==> flow/design.v <==
module b58_cliky
	(
		CLOCK_50,						 
    KEY,
    SW,
    HEX0, HEX1, HEX2, HEX3, HEX4, HEX5, HEX6, HEX7,
		PLOT_X,
		PLOT_Y,
		PLOT_COLOUR,
		PLOT_EN
	);
	input			CLOCK_50;				 
	input   [9:0]   SW;
	input   [3:0]   KEY;
    output 	[6:0]   HEX0, HEX1, HEX2, HEX3, HEX4, HEX5, HEX6, HEX7;
	output	[7:0]	PLOT_X;
	output	[7:0]	PLOT_Y;
	output	[2:0]	PLOT_COLOUR;
	output			PLOT_EN;
   wire resetn;
   assign resetn = SW[0];
	wire [2:0] colour;
	wire [7:0] x;
        wire [7:0] y;
	wire writeEn;
	assign PLOT_X = x;
	assign PLOT_Y = y;
	assign PLOT_COLOUR = colour;
	assign PLOT_EN = writeEn;
   wire [2:0] next_square, curr_square;
   wire [6:0] next_colour;
   wire [2:0] curr_colour;
   wire [3:0] next_mode, curr_mode;
   wire [15:0] score, high_score;
   wire [3:0] lives;
   wire times_up, have_pressed, correct_answer;
   wire [9:0] squares_drawn;
   wire [19:0] current_state, next_state;
   wire [4:0] pressed_key;
   top_clicky top(
   		.clk(CLOCK_50),
   		.resetn(resetn),
   		.restart(SW[9]),
   		.key1(~KEY[3]), .key2(~KEY[2]), .key3(~KEY[1]), .key4(~KEY[0]),
   		.next_square(next_square), 
		.curr_square(curr_square),
   		.next_colour(next_colour), 
   		.curr_colour(curr_colour),
   		.next_mode(next_mode), 
   		.curr_mode(curr_mode),
   		.score(score),
  		.high_score(high_score),
  		.lives(lives),
  		.x(x), 
  		.y(y),  
  		.colour(colour),  
  		.times_up(times_up), 
  		.have_pressed(have_pressed), 
  		.correct_answer(correct_answer),
  		.squares_drawn(squares_drawn),
   		.current_state(current_state), 
   		.next_state(next_state),
   		.pressed_key(pressed_key),
   		.plot(writeEn)  
   		);
      hex_display score_1(
        .IN(score[3:0]),
        .OUT(HEX0)
      );
      hex_display score_2(
        .IN(score[7:4]),
        .OUT(HEX1)
      );
	hex_display high_score_1(
        .IN(high_score[3:0]),
        .OUT(HEX6)
      );
	hex_display high_score_2(
        .IN(high_score[7:4]),
        .OUT(HEX7)
      );
      hex_display lives_count(
        .IN(lives),
        .OUT(HEX4)
      );
	assign HEX5 = 7'b1000111;
	assign HEX3 = 7'b0010010;
	assign HEX2 = 7'b1000110;
endmodule
module hex_display(IN, OUT);
   input [3:0] IN;
	 output reg [6:0] OUT;
	 always @(*)
	 begin
		case(IN[3:0])
			4'b0000: OUT = 7'b1000000;
			4'b0001: OUT = 7'b1111001;
			4'b0010: OUT = 7'b0100100;
			4'b0011: OUT = 7'b0110000;
			4'b0100: OUT = 7'b0011001;
			4'b0101: OUT = 7'b0010010;
			4'b0110: OUT = 7'b0000010;
			4'b0111: OUT = 7'b1111000;
			4'b1000: OUT = 7'b0000000;
			4'b1001: OUT = 7'b0011000;
			4'b1010: OUT = 7'b0001000;
			4'b1011: OUT = 7'b0000011;
			4'b1100: OUT = 7'b1000110;
			4'b1101: OUT = 7'b0100001;
			4'b1110: OUT = 7'b0000110;
			4'b1111: OUT = 7'b0001110;
			default: OUT = 7'b0111111;
		endcase
	end
endmodule
 module top_clicky(
   input clk, resetn, restart,
   input key1, key2, key3, key4,
   output wire [2:0] next_square, curr_square,
   output wire [6:0] next_colour, 
   output wire [2:0] curr_colour,
   output wire [3:0] next_mode,
   output wire [3:0] curr_mode,
   output wire [15:0] score,
   output wire [15:0] high_score,
   output wire [3:0] lives,
   output wire [7:0] x, y,
   output wire [2:0] colour,
   output wire times_up, have_pressed, correct_answer,
   output wire [9:0] squares_drawn,
   output wire [19:0] current_state, next_state,
   output wire [4:0] pressed_key,
   output wire plot
   );
    wire [4:0] ld_w_square;
    wire ld_next_square;
    wire update;
    wire reset, set_answer, drawing_bar;
    clicky_datapath d0(
      .clk(clk),
      .resetn(resetn),
      .start(1'd1),
      .reset(reset),
      .ld_w_square(ld_w_square),
      .ld_next_square(ld_next_square),
      .plot(plot),
      .pressed_key(pressed_key),
      .update(update),
      .set_answer(set_answer),
      .drawing_bar(drawing_bar),
      .times_up(times_up),
      .have_pressed(have_pressed), 
      .correct_answer(correct_answer),
      .squares_drawn(squares_drawn),
      .out_x(x),
      .out_y(y),
      .colour(colour),
      .score(score),
      .high_score(high_score),
      .lives(lives),
      .next_square(next_square),
      .next_colour(next_colour),
      .curr_colour(curr_colour),
      .curr_square(curr_square),
      .next_mode(next_mode),
      .curr_mode(curr_mode)
    );
    clicky_control c0(
      .resetn(resetn),
      .start(1'd1),
      .restart(restart),
      .times_up(times_up),
      .clk(clk),
      .key1(key1), 
      .key2(key2), 
      .key3(key3), 
      .key4(key4),
      .have_pressed(have_pressed), 
      .correct_answer(correct_answer),
      .squares_drawn(squares_drawn),
      .lives(lives), 
      .score(score),
      .ld_w_square(ld_w_square),
      .ld_next_square(ld_next_square),
      .plot(plot),
      .pressed_key(pressed_key),
      .update(update),
      .current_state(current_state), 
      .next_state(next_state),
      .reset(reset),
      .set_answer(set_answer),
      .drawing_bar(drawing_bar)
    );
endmodule
module clicky_control(
    input resetn,
    input start, 
    input restart,
    input times_up,
    input clk,
    input key1, key2, key3, key4,
    input have_pressed, correct_answer,
    input [9:0] squares_drawn,
    input [3:0] lives, 
    input [15:0] score,
    output reg [4:0] ld_w_square,
    output reg ld_next_square,
    output reg plot,
    output reg [4:0] pressed_key,
    output reg update,
    output reg [19:0] current_state, next_state,
    output reg reset,
    output reg set_answer,
    output reg drawing_bar
    );
    localparam
    START		           = 20'd1,
    LOAD_W_SQUARE_1		    =	20'd2,
    DRAW_W_SQUARE_1		    =	20'd3,
    DRAW_W_SQUARE_1_WAIT	    =	20'd4,
    LOAD_W_SQUARE_2		    =	20'd5,
    DRAW_W_SQUARE_2		    =	20'd6,
    DRAW_W_SQUARE_2_WAIT	    =	20'd7,
    LOAD_W_SQUARE_3		    =	20'd8,
    DRAW_W_SQUARE_3		    =	20'd9,
    DRAW_W_SQUARE_3_WAIT	    =	20'd10,
    LOAD_W_SQUARE_4		    =  20'd11,
    DRAW_W_SQUARE_4		    =  20'd12,
    DRAW_W_SQUARE_4_WAIT	    =	20'd13,
    LOAD_NEXT_SQUARE		    =  20'd14,
    DRAW_NEXT_SQUARE		    =	20'd15,
    DRAW_NEXT_SQUARE_WAIT	    =	20'd16,
    LOAD_LEFT_BAR           =    20'd30,
    DRAW_LEFT_BAR           =    20'd31,
    DRAW_LEFT_BAR_WAIT      =    20'd32,
    LOAD_RIGHT_BAR          =    20'd33,
    DRAW_RIGHT_BAR          =    20'd34,
    DRAW_RIGHT_BAR_WAIT     =    20'd35,
    WAIT_ANSWER		    =	20'd17,
    PRESSED_KEY_1_WAIT	    =	20'd19,
    PRESSED_KEY_2_WAIT	    =	20'd21,
    PRESSED_KEY_3_WAIT	    =	20'd23,
    PRESSED_KEY_4_WAIT	    =	20'd25,
    TIMES_UP			    =	20'd26,
    UPDATE_SCORE		    =	20'd27,
    RESTART			   	    =	20'd28,
    RESTART_WAIT	        =   20'd29,
	UPDATE_SCORE_WAIT		=   20'd36;
    always@(*)
    begin: state_table 
            case (current_state)
              START: next_state = start ? LOAD_W_SQUARE_1 : START;
              LOAD_W_SQUARE_1: next_state = DRAW_W_SQUARE_1;
              DRAW_W_SQUARE_1: next_state = (squares_drawn < 10'd256) ? DRAW_W_SQUARE_1 : DRAW_W_SQUARE_1_WAIT;
              DRAW_W_SQUARE_1_WAIT: next_state = LOAD_W_SQUARE_2;
              LOAD_W_SQUARE_2: next_state = DRAW_W_SQUARE_2;
              DRAW_W_SQUARE_2: next_state = (squares_drawn < 10'd256) ? DRAW_W_SQUARE_2 : DRAW_W_SQUARE_2_WAIT;
              DRAW_W_SQUARE_2_WAIT: next_state = LOAD_W_SQUARE_3;
              LOAD_W_SQUARE_3: next_state = DRAW_W_SQUARE_3;
              DRAW_W_SQUARE_3: next_state = (squares_drawn < 10'd256) ? DRAW_W_SQUARE_3 : DRAW_W_SQUARE_3_WAIT;
              DRAW_W_SQUARE_3_WAIT: next_state = LOAD_W_SQUARE_4;
              LOAD_W_SQUARE_4: next_state = DRAW_W_SQUARE_4;
              DRAW_W_SQUARE_4: next_state = (squares_drawn < 10'd256) ? DRAW_W_SQUARE_4 : DRAW_W_SQUARE_4_WAIT;
              DRAW_W_SQUARE_4_WAIT: next_state = LOAD_NEXT_SQUARE;
              LOAD_NEXT_SQUARE: next_state = DRAW_NEXT_SQUARE;
              DRAW_NEXT_SQUARE: next_state = (squares_drawn < 10'd256) ? DRAW_NEXT_SQUARE : DRAW_NEXT_SQUARE_WAIT;
              DRAW_NEXT_SQUARE_WAIT: next_state = LOAD_LEFT_BAR;
              LOAD_LEFT_BAR: next_state = DRAW_LEFT_BAR;
              DRAW_LEFT_BAR: next_state = (squares_drawn < 10'd480) ? DRAW_LEFT_BAR : DRAW_LEFT_BAR_WAIT;
              DRAW_LEFT_BAR_WAIT: next_state = LOAD_RIGHT_BAR;
              LOAD_RIGHT_BAR: next_state = DRAW_RIGHT_BAR;
              DRAW_RIGHT_BAR: next_state = (squares_drawn < 10'd480) ? DRAW_RIGHT_BAR : DRAW_RIGHT_BAR_WAIT;
              DRAW_RIGHT_BAR_WAIT: next_state = WAIT_ANSWER;
              WAIT_ANSWER:
                    begin
		              if (times_up == 1'b1)
                            next_state = TIMES_UP;
                      else if ((key1 == 1'b1) && (have_pressed == 1'b0))
                        	next_state = PRESSED_KEY_1_WAIT;
                      else if ((key2 == 1'b1) && (have_pressed == 1'b0))
                        	next_state = PRESSED_KEY_2_WAIT;
                      else if ((key3 == 1'b1) && (have_pressed == 1'b0))
                        	next_state = PRESSED_KEY_3_WAIT;
                      else if ((key4 == 1'b1) && (have_pressed == 1'b0))
                        	next_state = PRESSED_KEY_4_WAIT;
                      else
                        	next_state = WAIT_ANSWER;	
                    end
		    PRESSED_KEY_1_WAIT:
			begin
				if ((times_up == 1'b0) && (key1 == 1'b0))
					next_state = WAIT_ANSWER;
				else if (times_up == 1'b1)
					next_state = TIMES_UP;
				else
					next_state = PRESSED_KEY_1_WAIT;
			end
            PRESSED_KEY_2_WAIT:
			begin
				if ((times_up == 1'b0) && (key2 == 1'b0))
					next_state = WAIT_ANSWER;
				else if (times_up == 1'b1)
					next_state = TIMES_UP;
				else
					next_state = PRESSED_KEY_2_WAIT;
			end
            PRESSED_KEY_3_WAIT:
			begin
				if ((times_up == 1'b0) && (key3 == 1'b0))
					next_state = WAIT_ANSWER;
				else if (times_up == 1'b1)
					next_state = TIMES_UP;
				else
					next_state = PRESSED_KEY_3_WAIT;
			end
            PRESSED_KEY_4_WAIT:
			begin
				if ((times_up == 1'b0) && (key4 == 1'b0))
					next_state = WAIT_ANSWER;
				else if (times_up == 1'b1)
					next_state = TIMES_UP;
				else
					next_state = PRESSED_KEY_4_WAIT;
			end
                TIMES_UP: next_state = UPDATE_SCORE;
                UPDATE_SCORE: next_state = UPDATE_SCORE_WAIT;
					 UPDATE_SCORE_WAIT: next_state = (lives != 4'd0) ? LOAD_W_SQUARE_1 : RESTART;
                RESTART: next_state = restart ? RESTART_WAIT : RESTART;
                RESTART_WAIT: next_state = restart ? RESTART_WAIT : START;
            default:     next_state = START;
        endcase
    end
    always @(*)
    begin: enable_signals
	    set_answer = 1'b0;
      	reset = 1'b0;
      	ld_w_square = 5'd0;
		ld_next_square = 1'b0;
      	plot = 1'b0;
		pressed_key = 5'd0;
		update = 1'b0;
		drawing_bar = 1'b0;
        case (current_state)
           START:
             	begin
                reset = 1'b1;
                end
           LOAD_W_SQUARE_1: 
                begin
                set_answer = 1'b1;
                ld_w_square = 5'd1;
                end
           LOAD_W_SQUARE_2: 
                begin
                ld_w_square = 5'd2;
                end
           LOAD_W_SQUARE_3: 
                begin
                ld_w_square = 5'd3;
                end
           LOAD_W_SQUARE_4: 
                begin
                ld_w_square = 5'd4;
                end
           LOAD_NEXT_SQUARE: 
                begin
                ld_next_square = 1'b1;
                end
           LOAD_LEFT_BAR:
                begin
                ld_w_square = 5'd5;
                end
           LOAD_RIGHT_BAR:
                begin
                ld_w_square = 5'd6;
                end
           DRAW_W_SQUARE_1:
             	begin
                plot = 1'b1;
                end
           DRAW_W_SQUARE_2:
             	begin
                plot = 1'b1;
                end
           DRAW_W_SQUARE_3:
             	begin
                plot = 1'b1;
                end
           DRAW_W_SQUARE_4:
             	begin
                plot = 1'b1;
                end
           DRAW_NEXT_SQUARE:
             	begin
                plot = 1'b1;
                end
           DRAW_LEFT_BAR:
             	begin
                plot = 1'b1;
                drawing_bar = 1'b1;
                end
           DRAW_RIGHT_BAR:
             	begin
                plot = 1'b1;
                drawing_bar = 1'b1;
                end
           PRESSED_KEY_1_WAIT:
                begin
                pressed_key = 5'd1;
                end
           PRESSED_KEY_2_WAIT:
                begin
                pressed_key = 5'd2;
                end
           PRESSED_KEY_3_WAIT:
                begin
                pressed_key = 5'd3;
                end
           PRESSED_KEY_4_WAIT:
           	    begin
                pressed_key = 5'd4;
                end
           UPDATE_SCORE:
             	begin
                update = 1'b1;
                end
        endcase
    end 
    always@(posedge clk)
    begin: state_FFs
      if(!resetn || !start)
            current_state <= START;
        else
            current_state <= next_state;
    end 
endmodule
module clicky_datapath(
   input clk,
   input resetn,
   input start,
   input reset,
   input [4:0] ld_w_square,
   input ld_next_square,
   input plot,
   input [4:0] pressed_key,
   input update,
   input set_answer,
   input drawing_bar,
   output times_up,
   output reg have_pressed, correct_answer,
   output reg [9:0] squares_drawn,  
   output reg [7:0] out_x, out_y,
   output reg [2:0] colour, 
   output reg [15:0] score,
   output reg [15:0] high_score,
   output reg [3:0] lives,  
   output reg [2:0] next_square,
   output reg [6:0] next_colour,
   output reg [2:0] curr_colour,
   output reg [2:0] curr_square,
   output reg [3:0] next_mode,
   output reg [3:0] curr_mode
    );
    localparam
    w_square_1_x		=	8'd30,
    w_square_1_y		=	8'd52,
    w_square_2_x		=	8'd60,
    w_square_2_y		=	8'd52,
    w_square_3_x		=	8'd90,
    w_square_3_y		=	8'd52,
    w_square_4_x		=	8'd120,
    w_square_4_y		=	8'd52,
    left_bar_x          =   8'd0,
    right_bar_x         =   8'd156,
    bar_y               =   8'd0,
    black			=      3'b000,
    blue			=      3'b001,
    green			=      3'b010,
    cyan			=      3'b011,
    red			    =	   3'b100,
    pink			=      3'b101,
    yellow			=	   3'b110,
    white		    =	   3'b111;
    reg [17:0] max_count;
    reg inc_life, dec_life, inc_speed, dec_speed, inc_score, dec_score;
   rate_divider rate_div(
   			.clk(clk), 
   			.resetn(resetn),
   			.reset(reset), 
   			.max_count(max_count),
   		    .enable(times_up)
   		    );
   reg [7:0] x,y;
   reg [2:0] c;  
   reg [9:0] ct;
   wire [3:0] x_add = ct[3:0];
   wire [3:0] y_add = ct[7:4];
   wire [1:0] x_add_bar = ct[1:0];
   wire [7:0] y_add_bar = ct[9:2];
   always @(posedge clk)
   begin
		if (next_square >= 3'd4)
		    next_square <= 3'd0;
		else
		    next_square <= next_square + 3'd1;
		if (next_colour >= 7'd100)
		    next_colour <= 7'd0;
		else
		    next_colour <= next_colour + 7'd1;
		if (next_mode >= 4'd10)
		    next_mode <= 4'd0;
		else
		    next_mode <= next_mode + 7'd1;
       if (set_answer == 1'b1)
           correct_answer <= 1'b0;
        if (reset == 1'b1)
        begin
        x <= 8'd0;
        y <= 8'd0;
        c <= 3'd0;
        inc_speed <= 0;
        dec_speed <= 0;
        inc_life <= 0;
		  dec_life <= 0;
		  inc_score <= 0;
		  dec_score <= 0;
        have_pressed <= 1'd0;
        lives <= 4'd3;
        score <= 16'd0;
		  max_count <= 18'd18_000;
		  curr_mode <= 0;
        end
        if (update == 1'b1)
        begin
					 if (inc_speed)
    	            max_count <= max_count - (18'd1_000);
                if (dec_speed)
                    max_count <= max_count + (18'd1_000);
                if (inc_score)
					     begin
                    score <= score + 1;
						  if (high_score <= score+1)
								high_score <= score +1;
						  end
                if (dec_score)
                    score <= score - 1;
                if (inc_life)
                    lives <= lives + 1;
                if ((dec_life) & (lives != 0)) 
                    lives <= lives - 1;
					 if ((have_pressed == 1'b0) && ((curr_colour == 3'd0) || (curr_colour == 3'd1)) && (lives != 3'd0))
					     lives <= lives -1;
		    if (curr_mode == 4'd0)      
		    begin
		        if (next_mode == 4'd1)   
		            curr_mode <= 4'd1;
		    end
		    else if (curr_mode == 4'd3)  
		        curr_mode <= 4'd0;
		    else                         
		        curr_mode <= curr_mode + 4'd1;
        end
        if (pressed_key == 5'd1)
            begin
            inc_speed <= 0;
            dec_speed <= 0;
            inc_life <= 0;
            dec_life <= 0;
            inc_score <= 0;
            dec_score <= 0;
            if (curr_mode == 4'd0)
            begin
                if (curr_colour == 3'd4 && curr_square == 3'd1)
                begin
                	inc_speed <= 1'b1;
                end
                else if (curr_colour == 3'd3 && curr_square == 3'd1)
                begin
                        dec_speed <= 1'b1;
                end
                else if (curr_colour == 3'd2 && curr_square == 3'd1)
                begin
                        inc_life <= 1'b1;
                end
                else if (curr_colour == 3'd1)
                begin
                    if (curr_square == 3'd1)
                        inc_score <= 1'b1;
                    else
                        dec_life <= 1'b1;
                end
                else if (curr_colour == 3'd0)
                begin
                    if (curr_square != 3'd1)
                        inc_score <= 1'b1;
                    else
                        dec_life <= 1'b1;
                end
            end
         	else
         	begin
                if (curr_colour == 3'd4 && curr_square == 3'd1)
                begin
                    dec_speed <= 1'b1;
                end
                else if (curr_colour == 3'd3 && curr_square == 3'd1)
                begin
                    inc_speed <= 1'b1;
                end
                else if (curr_colour == 3'd2 && curr_square == 3'd1)
                begin
                     dec_life <= 1'b1;
                end
                else if (curr_colour == 3'd0)
                begin
                    if (curr_square == 3'd1)
                        inc_score <= 1'b1;
                    else
                        dec_life <= 1'b1;
                end
                else if (curr_colour == 3'd1)
                begin
                    if (curr_square != 3'd1)
                        inc_score <= 1'b1;
                    else
                        dec_life <= 1'b1;
                end
         	end    
            have_pressed <= 1'b1;
            end
        if (pressed_key == 5'd2)
            begin
            inc_speed <= 0;
            dec_speed <= 0;
            inc_life <= 0;
            dec_life <= 0;
            inc_score <= 0;
            dec_score <= 0;
            if (curr_mode == 4'd0)
            begin
                if (curr_colour == 3'd4 && curr_square == 3'd2)
                begin
                	inc_speed <= 1'b1;
                end
                else if (curr_colour == 3'd3 && curr_square == 3'd2)
                begin
                        dec_speed <= 1'b1;
                end
                else if (curr_colour == 3'd2 && curr_square == 3'd2)
                begin
                        inc_life <= 1'b1;
                end
                else if (curr_colour == 3'd1)
                begin
                    if (curr_square == 3'd2)
                        inc_score <= 1'b1;
                    else
                        dec_life <= 1'b1;
                end
                else if (curr_colour == 3'd0)
                begin
                    if (curr_square != 3'd2)
                        inc_score <= 1'b1;
                    else
                        dec_life <= 1'b1;
                end
            end
         	else
         	begin
                if (curr_colour == 3'd4 && curr_square == 3'd2)
                begin
                    dec_speed <= 1'b1;
                end
                else if (curr_colour == 3'd3 && curr_square == 3'd2)
                begin
                    inc_speed <= 1'b1;
                end
                else if (curr_colour == 3'd2 && curr_square == 3'd2)
                begin
                     dec_life <= 1'b1;
                end
                else if (curr_colour == 3'd0)
                begin
                    if (curr_square == 3'd2)
                        inc_score <= 1'b1;
                    else
                        dec_life <= 1'b1;
                end
                else if (curr_colour == 3'd1)
                begin
                    if (curr_square != 3'd2)
                        inc_score <= 1'b1;
                    else
                        dec_life <= 1'b1;
                end
         	end    
            have_pressed <= 1'b1;
            end
        if (pressed_key == 5'd3)
            begin
            inc_speed <= 0;
            dec_speed <= 0;
            inc_life <= 0;
            dec_life <= 0;
            inc_score <= 0;
            dec_score <= 0;
            if (curr_mode == 4'd0)
            begin
                if (curr_colour == 3'd4 && curr_square == 3'd3)
                begin
                	inc_speed <= 1'b1;
                end
                else if (curr_colour == 3'd3 && curr_square == 3'd3)
                begin
                        dec_speed <= 1'b1;
                end
                else if (curr_colour == 3'd2 && curr_square == 3'd3)
                begin
                        inc_life <= 1'b1;
                end
                else if (curr_colour == 3'd1)
                begin
                    if (curr_square == 3'd3)
                        inc_score <= 1'b1;
                    else
                        dec_life <= 1'b1;
                end
                else if (curr_colour == 3'd0)
                begin
                    if (curr_square != 3'd3)
                        inc_score <= 1'b1;
                    else
                        dec_life <= 1'b1;
                end
            end
         	else
         	begin
                if (curr_colour == 3'd4 && curr_square == 3'd3)
                begin
                    dec_speed <= 1'b1;
                end
                else if (curr_colour == 3'd3 && curr_square == 3'd3)
                begin
                    inc_speed <= 1'b1;
                end
                else if (curr_colour == 3'd2 && curr_square == 3'd3)
                begin
                     dec_life <= 1'b1;
                end
                else if (curr_colour == 3'd0)
                begin
                    if (curr_square == 3'd3)
                        inc_score <= 1'b1;
                    else
                        dec_life <= 1'b1;
                end
                else if (curr_colour == 3'd1)
                begin
                    if (curr_square != 3'd3)
                        inc_score <= 1'b1;
                    else
                        dec_life <= 1'b1;
                end
         	end    
            have_pressed <= 1'b1;
            end
        if (pressed_key == 5'd4)
            begin
            inc_speed <= 0;
            dec_speed <= 0;
            inc_life <= 0;
            dec_life <= 0;
            inc_score <= 0;
            dec_score <= 0;
            if (curr_mode == 4'd0)
            begin
                if (curr_colour == 3'd4 && curr_square == 3'd4)
                begin
                	inc_speed <= 1'b1;
                end
                else if (curr_colour == 3'd3 && curr_square == 3'd4)
                begin
                        dec_speed <= 1'b1;
                end
                else if (curr_colour == 3'd2 && curr_square == 3'd4)
                begin
                        inc_life <= 1'b1;
                end
                else if (curr_colour == 3'd1)
                begin
                    if (curr_square == 3'd4)
                        inc_score <= 1'b1;
                    else
                        dec_life <= 1'b1;
                end
                else if (curr_colour == 3'd0)
                begin
                    if (curr_square != 3'd4)
                        inc_score <= 1'b1;
                    else
                        dec_life <= 1'b1;
                end
            end
         	else
         	begin
                if (curr_colour == 3'd4 && curr_square == 3'd4)
                begin
                    dec_speed <= 1'b1;
                end
                else if (curr_colour == 3'd3 && curr_square == 3'd4)
                begin
                    inc_speed <= 1'b1;
                end
                else if (curr_colour == 3'd2 && curr_square == 3'd4)
                begin
                     dec_life <= 1'b1;
                end
                else if (curr_colour == 3'd0)
                begin
                    if (curr_square == 3'd4)
                        inc_score <= 1'b1;
                    else
                        dec_life <= 1'b1;
                end
                else if (curr_colour == 3'd1)
                begin
                    if (curr_square != 3'd4)
                        inc_score <= 1'b1;
                    else
                        dec_life <= 1'b1;
                end
         	end    
            have_pressed <= 1'b1;
            end
        if (ld_w_square == 5'd1)
        begin
		      have_pressed <= 1'd0;
            x <= w_square_1_x;
            y <= w_square_1_y;
            c <= white;
				inc_speed <= 0;
            dec_speed <= 0;
            inc_life <= 0;
            dec_life <= 0;
            inc_score <= 0;
            dec_score <= 0;
        end
        else if (ld_w_square == 5'd2)
        begin
            x <= w_square_2_x;
            y <= w_square_2_y;
            c <= white;
        end
        else if (ld_w_square == 5'd3)
        begin
            x <= w_square_3_x;
            y <= w_square_3_y;
            c <= white;
        end
        else if (ld_w_square == 5'd4)
        begin
            x <= w_square_4_x;
            y <= w_square_4_y;
            c <= white;
        end
        else if (ld_w_square == 5'd5)
        begin
            x <= left_bar_x;
            y <= bar_y;
            if (curr_mode == 4'd0)
                c <= black;
            else
                c <= red;
        end
        else if (ld_w_square == 5'd6)
        begin
            x <= right_bar_x;
            y <= bar_y;
            if (curr_mode == 4'd0)
                c <= black;
            else
                c <= red;
        end
       if (ld_next_square == 1'b1)
       begin
	    if (score%5 == 4)
	    begin
	        max_count <= max_count - (18'd1_000);
	    end
	    if (next_colour >= 7'd0 && next_colour <= 7'd44)
	    begin
	            c <= red;
                curr_colour <= 3'd1;
        end
	    else if (next_colour >= 7'd45 && next_colour <= 7'd89)
	    begin
	            c <= yellow;
                curr_colour <= 3'd0;
        end
	    else if (next_colour >= 7'd90 && next_colour <= 7'd94)
	    begin
	            c <= green;
                curr_colour <= 3'd2;
        end
	    else if (next_colour >= 7'd95 && next_colour <= 7'd97)
	    begin
                c <= pink;
                curr_colour <= 3'd4;
        end
	    else if (next_colour >= 7'd98 && next_colour <= 7'd100)
	    begin
		        c <= cyan;
                curr_colour <= 3'd3;
        end
            if (next_square == 3'd1)
            begin
            	x <= w_square_1_x;
            	y <= w_square_1_y;
              	curr_square <= 3'd1;
            end
            else if (next_square == 3'd2)
            begin
            	x <= w_square_2_x;
            	y <= w_square_2_y;
                curr_square <= 3'd2;
            end
            else if (next_square == 3'd3)
            begin
            	x <= w_square_3_x;
            	y <= w_square_3_y;
                curr_square <= 3'd3;
            end
            else if (next_square == 3'd4)
            begin
            	x <= w_square_4_x;
            	y <= w_square_4_y;
                curr_square <= 3'd4;
            end
        end
        if (plot == 1'b0)
            ct <= 0;
        else if (ct == 10'd1023)
            begin
            ct <= 0;
            end
        else if (plot == 1'b1)
            ct <= ct + 1'b1;
        else
            ct <= ct;
        if (plot == 1'b0) 
        begin
            out_x <= 8'b0000_0000;
            out_y <= 8'b0000_0000;
            colour <= 3'b000;
            squares_drawn <= 10'd0;
        end
        else
        begin
            if (drawing_bar == 1'b1)
            begin
                out_x <= x + x_add_bar;
                out_y <= y + y_add_bar;
                colour <= c;
            end
            else
            begin
                out_x <= x + x_add;
                out_y <= y + y_add;
                colour <= c;
            end
            squares_drawn <= squares_drawn + 10'd1;
        end
        if (!resetn)
        begin
            lives <= 4'd3;
            score <= 16'd0;
            have_pressed <= 1'b0;
            correct_answer <= 1'b0;
            next_square <= 3'd1;
            next_colour <= 7'd0;
            squares_drawn <= 10'd0;
            max_count <= 18'd18_000;
            high_score <= 16'd0;
            inc_life <= 0;
            dec_life <= 0;
            inc_speed <= 0;
            dec_speed <= 0;
            inc_score <= 0;
            dec_score <= 0;
            curr_mode <= 0;
            next_mode <= 0;
            curr_colour <= 3'd0;
            curr_square <= 3'd0;
            x <= 8'd0;
            y <= 8'd0;
            c <= 3'd0;
            ct <= 10'd0;
            out_x <= 8'd0;
            out_y <= 8'd0;
            colour <= 3'd0;
        end
    end
endmodule
module rate_divider(
  	input clk,
  	input resetn,
	input reset,
  	input [17:0] max_count, 
  	output reg enable
    );
  	reg [17:0] ct;
    always @(posedge clk)
    begin
		  if (!resetn)
		  begin
		      ct <= 18'd0;
				enable <= 1'b0;
		  end
		  else if (reset)
		  begin
		      ct <= max_count - 1;
				enable <= 1'b0;
		  end
        else if (ct > 0)
        begin
            ct <= ct - 18'd1;
      		enable <= 1'b0;
        end
        else
        begin
            ct <= max_count;
          	enable <= 1'b1;
        end
    end
endmodule
; ---- From RTL to reports: b58_cliky
; Tool output for the design above before and after an edit, in the order of the flow.
; "orig" refers to lines of the RTL above, "edited" to lines of the edited file.
; "delta": "edited" minus "orig" as printed here.
; Cell names lack the library's common part.
; A cell with -- has no value.
[inputs]
top_module = b58_cliky
clk_port = CLOCK_50
library = sky130hd
lib_corner = tt_025C_1v80

; ---- Edit of the RTL
; Unified diff, file above to edited file.
; This change comes from a script, not from a designer; no optimisation was intended.
; begin of diff
@@ -209,5 +209,5 @@
     output reg [4:0] pressed_key,
     output reg update,
-    output reg [19:0] current_state, next_state,
+    output reg [39:0] current_state, next_state,
     output reg reset,
     output reg set_answer,
; end of diff

; ---- Elaborated design
; Yosys after proc, flatten, opt, wreduce and memory -nomap, before mapping. Print and check cells are not counted.
; Yosys's memory passes give these memory sizes; they may raise the number of words (mostly to a power of two), join words into wider ones and drop unused or constant bits.
[bits]
columns = element, orig, edited, delta
row1 = mem_count, 6, 6, 0
row2 = elab_cells, 455, 455, 0
row3 = romBits, 1328, 1328, 0
row4 = output_inout_bits, 76, 76, 0
row5 = input_bits, 15, 15, 0
row6 = reg_bits, 181, 201, 20
row7 = clocked_rd_ports_x_width, 47, 47, 0
[memory_table]
columns = element, orig, edited
row1 = mem_shapes, 64x12 r1 w0; 16x7 r1 w0; 16x7 r1 w0; 16x7 r1 w0; 16x7 r1 w0; 16x7 r1 w0, 64x12 r1 w0; 16x7 r1 w0; 16x7 r1 w0; 16x7 r1 w0; 16x7 r1 w0; 16x7 r1 w0
[op_classes]
columns = element, orig, edited, delta
row1 = muxes, 270, 270, 0
row2 = equal, 62, 62, 0
row3 = n_cmp, 17, 17, 0
row4 = add_sub_neg, 17, 17, 0
row5 = n_div, 1, 1, 0
row6 = logic, 9, 9, 0
row7 = n_reduce_logical, 45, 45, 0
[op_table]
columns = operator, orig, edited, delta
row1 = == test 20 x 5 -> 1 bit with constant B, 12, 0, -12
row2 = == test 40 x 5 -> 1 bit with constant B, 0, 12, 12
row3 = == test 20 x 4 -> 1 bit with constant B, 8, 0, -8
row4 = == test 40 x 4 -> 1 bit with constant B, 0, 8, 8
row5 = == test 20 x 6 -> 1 bit with constant B, 5, 0, -5
row6 = == test 40 x 6 -> 1 bit with constant B, 0, 5, 5
row7 = == test 20 x 3 -> 1 bit with constant B, 4, 0, -4
row8 = == test 40 x 3 -> 1 bit with constant B, 0, 4, 4
row9 = == test 20 x 2 -> 1 bit with constant B, 2, 0, -2
row10 = == test 40 x 2 -> 1 bit with constant B, 0, 2, 2
row11 = == test 20 x 1 -> 1 bit with constant B, 1, 0, -1
row12 = zero test 14 bit, 1, 0, -1
row13 = == test 40 x 1 -> 1 bit with constant B, 0, 1, 1
row14 = zero test 34 bit, 0, 1, 1
; Unchanged operator kinds not shown: 58.

; ---- Logic depth
; Longest topological path by Yosys (ltp), each cell counted once; first at word level (registers and memories cut), then after technology mapping (sequential cells cut; the memories' decode and read muxes count).
[depth]
columns = element, orig, edited, delta
row1 = depth_word, 15, 15, 0
row2 = abc_area, 0, 0, --
row3 = ltp_mapped, 50, 56, 6
row4 = depth_no_buf, 41, 49, 8

; ---- After synthesis
; Source: synth_stat.txt of the flow (Yosys; design flattened, memories mapped). It holds for the ABC_AREA given above (unset counts as 0); a run with the other value may have another netlist.
[by_type]
columns = cell_type, orig, edited, delta
row1 = a21oi_1, 200, 151, -49
row2 = nand2_1, 247, 227, -20
row3 = mux2i_1, 47, 33, -14
row4 = inv_1, 106, 117, 11
row5 = xnor2_1, 81, 70, -11
row6 = or3_1, 24, 35, 11
row7 = a21o_1, 34, 25, -9
row8 = o21ai_1, 24, 15, -9
row9 = and3_1, 32, 40, 8
row10 = nand2b_1, 29, 37, 8
row11 = nor4_1, 23, 30, 7
row12 = a21boi_0, 11, 4, -7
row13 = a211oi_1, 27, 33, 6
row14 = or2_2, 13, 19, 6
row15 = o2111ai_1, 9, 3, -6
row16 = o311ai_1, 5, 0, -5
row17 = a41oi_1, 0, 5, 5
row18 = clkbuf_1, 113, 109, -4
; Unchanged cell types not shown: 28.
; The list need not be complete.
[synth_totals]
columns = element, orig, edited, delta
row1 = cell_count, 2625, 2555, -70
row2 = buf_cells, 168, 161, -7
row3 = flip_flops, 217, 217, 0
row4 = yosys_area_um2, 18994.5, 18824.3, -170.2
row5 = seqArea_um2, 4344.2, 4344.2, 0.0
; The figures by module come from a second, unflattened synthesis with its own total; it is not the netlist above.
[unflattened]
columns = element, orig, edited, delta
row1 = hier_cells, 2535, 2575, 40
row2 = hier_area_um2, 18749.2, 19049.5, 300.3
; Rows give one instance, submodules left out.
[by_module_orig]
columns = module, mod_seq_area_um2, area_um2, n_cells, n_inst
row1 = clicky_datapath, 2842.7, 13870.8, 1911, 1
row2 = clicky_control, 360.3, 1963.1, 238, 1
row3 = rate_divider, 380.4, 1392.6, 183, 1
row4 = hex_display, 0.0, 267.8, 35, 5
row5 = b58_cliky, 0.0, 180.2, 27, 1
row6 = top_clicky, 0.0, 3.8, 1, 1
[by_module_edited]
columns = module, mod_seq_area_um2, area_um2, n_cells, n_inst
row1 = clicky_datapath, 2842.7, 13870.8, 1911, 1
row2 = clicky_control, 360.3, 2263.4, 278, 1
row3 = rate_divider, 380.4, 1392.6, 183, 1
row4 = hex_display, 0.0, 267.8, 35, 5
row5 = b58_cliky, 0.0, 180.2, 27, 1
row6 = top_clicky, 0.0, 3.8, 1, 1

; ---- Timing after synthesis
; Path of least setup slack by OpenSTA after synthesis, without wires, with an ideal clock, recovery checks aside; 20% of the period is set as input and as output delay. Where synthesis merged equal registers, the netlist keeps one of their names.
[synth_timing]
columns = element, orig, edited, delta
row1 = kind, register to register, register to register, --
row2 = from, register (no name shown), register (no name shown), --
row3 = to, register top.d0.max_count[9], register top.d0.max_count[17], --
row4 = n_path_buf, 6, 5, -1
row5 = setup_ps, 69, 63, -6
row6 = slack_ps, 5203, 4296, -907
row7 = launch_ps, 0, 0, 0
row8 = path_stages, 47, 53, 6
row9 = tclk_ps, 16000, 16000, 0
row10 = t_arrival_ps, 10728, 11641, 913
row11 = delay_ps, 10797, 11704, 907
row12 = t_required_ps, 15931, 15937, 6
row13 = period_less_setup_slack_ps, 10797, 11704, 907
; "delay_ps" is the arrival time less input delay plus setup time.
; "path_stages": output pins that drive a net of the path, with the launching flip-flop's if there is one; two outputs of one cell count as two.
; "period_less_setup_slack_ps" is the clock period less the worst setup slack; recovery checks do not enter. This is arithmetic on one report: input and output delays are still those of the set period (20% each).
; The rows between start and end are the longest chain of elaborated cells between them; the timing report does not say that the signal goes this way. Where chains are equally long, one stands for them.
; A line is the first line of the expression or statement that the cell stems from. Yosys adds cells for indexed reads and writes and turns some case tables into memories.
; At most two assigning lines are given for a register; there are more.
[synth_via_orig]
path_cell_list = dfxtp_1 > buf_2 > nor2_2 > inv_2 > ha_1 > nor2b_1 > buf_2 > a31oi_1 > o21ai_1 > or4_4 > o211a_1 > buf_6 > o32ai_4 > xnor2_1 > or4_4 > or2_1 > o21a_1 > or3_1 > [11 not listed] > nor4_2 > o21ai_2 > xnor2_2 > ha_1 > o21ai_0 > mux2i_1 > o21ai_1 > nand3_1 > nor3_2 > mux2_4 > buf_2 > o21ai_1 > o31ai_1 > nor4_1 > o211ai_1 > nor3_4 > mux2_2 > o21ai_1
elab_chain_cells = 4
cells_between = 4
lines_between = 2
classes_between = div: 1; eq/ne: 1; mux: 2
[synth_rtl_orig]
columns = element, line
row1 = from (decl), 454
row2 = from (assign), 541
row3 = from (assign), 546
row4 = modulo 16 x 3 -> 32 bit, 886
row5 = == test 32 x 3 -> 1 bit, 886
row6 = 2-to-1 mux 18 bit, 886
row7 = 2-to-1 mux 18 bit, 884  ; if (ld_next_square == 1'b1)
row8 = to (assign), 538  ; max_count <= max_count + (18'd1_000);
row9 = to (assign), 888  ; max_count <= max_count - (18'd1_000);
row10 = to (decl), 484  ; reg [17:0] max_count;
[synth_via_edited]
path_cell_list = dfxtp_1 > nor2_1 > inv_1 > ha_1 > buf_4 > and4bb_1 > a211oi_2 > a21oi_1 > or3_1 > nand4_2 > a2111oi_4 > o31ai_2 > o211ai_2 > or3_1 > buf_2 > maj3_2 > o2111ai_2 > nand3_2 > [17 not listed] > nor4_1 > or2_2 > ha_1 > inv_1 > nand2_1 > o21ai_0 > o22ai_1 > nand3_1 > o2bb2ai_1 > nor4_1 > nand4b_1 > nand2b_1 > a21boi_2 > or2_1 > buf_2 > buf_6 > mux2_4 > nor2_2
elab_chain_cells = 4
cells_between = 4
lines_between = 2
classes_between = div: 1; eq/ne: 1; mux: 2
[synth_rtl_edited]
columns = element, line
row1 = from (decl), 454
row2 = from (assign), 541
row3 = from (assign), 546
row4 = modulo 16 x 3 -> 32 bit, 886
row5 = == test 32 x 3 -> 1 bit, 886
row6 = 2-to-1 mux 18 bit, 886
row7 = 2-to-1 mux 18 bit, 884  ; if (ld_next_square == 1'b1)
row8 = to (assign), 538  ; max_count <= max_count + (18'd1_000);
row9 = to (assign), 888  ; max_count <= max_count - (18'd1_000);
row10 = to (decl), 484  ; reg [17:0] max_count;

; ---- Path in the finished layout
; From the final timing report of the runs of set A: the path of least setup slack in the routed layout; clock arrival at registers is part of the times.
; The path's times are printed in steps of 10 ps; the period is the one set.
[layout_timing]
columns = element, orig, edited, delta
row1 = kind, register to register, register to register, --
row2 = from, register (no name shown), register (no name shown), --
row3 = to, register top.d0.max_count[9], register top.d0.max_count[11], --
row4 = tclk_ps, 15200, 15200, 0
row5 = launch_ps, 550, 540, -10
row6 = path_stages, 42, 49, 7
row7 = n_path_buf, 1, 1, 0
row8 = setup_ps, 70, 50, -20
row9 = slack_ps, 970, 990, 20
row10 = t_arrival_ps, 14720, 14700, -20
row11 = t_required_ps, 15690, 15680, -10
; The rows between start and end are the longest chain of elaborated cells between them; the timing report does not say that the signal goes this way. Where chains are equally long, one stands for them.
; At most two assigning lines are given for a register; there are more.
[layout_via_orig]
path_cell_list = dfxtp_1 > nor2_2 > inv_2 > ha_1 > nor2b_1 > a31oi_1 > o21ai_1 > or4_4 > o211a_1 > mux2_2 > o32a_1 > or4_4 > or2_1 > o21a_1 > or3_1 > mux2i_1 > a211oi_1 > or4_4 > [6 not listed] > and2_1 > o21ai_2 > xnor2_2 > ha_1 > o21ai_0 > mux2i_1 > o21ai_1 > and3_1 > nand3_1 > a21boi_0 > and4bb_1 > nand4b_1 > o31ai_1 > o211ai_1 > nor3_4 > buf_4 > mux2_2 > o21ai_1
elab_chain_cells = 4
cells_between = 4
lines_between = 2
classes_between = div: 1; eq/ne: 1; mux: 2
[layout_rtl_orig]
columns = element, line
row1 = from (decl), 454
row2 = from (assign), 541
row3 = from (assign), 546
row4 = modulo 16 x 3 -> 32 bit, 886
row5 = == test 32 x 3 -> 1 bit, 886
row6 = 2-to-1 mux 18 bit, 886
row7 = 2-to-1 mux 18 bit, 884  ; if (ld_next_square == 1'b1)
row8 = to (assign), 538  ; max_count <= max_count + (18'd1_000);
row9 = to (assign), 888  ; max_count <= max_count - (18'd1_000);
row10 = to (decl), 484  ; reg [17:0] max_count;
[layout_via_edited]
path_cell_list = dfxtp_2 > nor2_1 > inv_1 > ha_1 > and4bb_1 > a211oi_2 > a21o_1 > o21a_1 > nand4_2 > a2111oi_4 > or2_2 > mux2i_1 > or2_1 > a21oi_2 > and4_4 > o311a_2 > nand2_1 > mux2_2 > [13 not listed] > o22ai_1 > or3_4 > nor4_1 > or2_2 > ha_1 > inv_1 > nand2_1 > o21ai_0 > o22ai_1 > nand3_1 > o2bb2ai_1 > a2111oi_0 > and4_1 > nand4_1 > or2_2 > buf_4 > a211oi_1 > a31o_1
elab_chain_cells = 4
cells_between = 4
lines_between = 2
classes_between = div: 1; eq/ne: 1; mux: 2
[layout_rtl_edited]
columns = element, line
row1 = from (decl), 454
row2 = from (assign), 541
row3 = from (assign), 546
row4 = modulo 16 x 3 -> 32 bit, 886
row5 = == test 32 x 3 -> 1 bit, 886
row6 = 2-to-1 mux 18 bit, 886
row7 = 2-to-1 mux 18 bit, 884  ; if (ld_next_square == 1'b1)
row8 = to (assign), 538  ; max_count <= max_count + (18'd1_000);
row9 = to (assign), 888  ; max_count <= max_count - (18'd1_000);
row10 = to (decl), 484  ; reg [17:0] max_count;

; ---- Measured runs
; Both versions went through the flow (Yosys, OpenROAD) with the same settings in each pair. Constraints: input delay and output delay 20% of the set period each, output load 0.01 pF.
[settings_set_A]
CORE_UTILIZATION = 40
PLACE_DENSITY = 0.6
period_ns = 15.2
CAP_MARGIN = 20
CORE_MARGIN = 2
SLEW_MARGIN = 20
[results_set_A]
columns = element, orig, edited, delta
row1 = period_reached_ps, 14226, 14215, -11
row2 = tns_ps, 0, 0, 0
row3 = synth_chip_area_um2, 18994.5, 18824.3, -170.2
row4 = die_um2, 49246.3, 48812.3, -434.0
row5 = final_setup_ws_ps, 974, 985, 11
row6 = finish.stdcell_area_um2, 20682.3, 20744.9, 62.6
row7 = timing.hold.ws_ps, 452, 462, 10
[settings_set_B]
ABC_AREA = 1
CAP_MARGIN = 25
CORE_UTILIZATION = 28
CTS_CLUSTER_DIAMETER = 364
CTS_CLUSTER_SIZE = 51
GPL_ROUTABILITY_DRIVEN = 1
GPL_TIMING_DRIVEN = 1
SETUP_SLACK_MARGIN = 2.95
period_ns = 16.6
CORE_MARGIN = 2
SLEW_MARGIN = 20
[results_set_B]
columns = element, orig, edited, delta
row1 = period_reached_ps, 12325, 12225, -100
row2 = tns_ps, 0, 0, 0
row3 = synth_chip_area_um2, 18676.7, 18682.9, 6.2
row4 = die_um2, 68785.6, 68806.5, 20.9
row5 = final_setup_ws_ps, 4275, 4375, 100
row6 = finish.stdcell_area_um2, 20399.6, 20352.0, -47.6
row7 = timing.hold.ws_ps, 459, 450, -9
; "period_reached_ps" = clock period - worst setup slack. The figure is calculated, with input and output delays left at 20% of the set period.
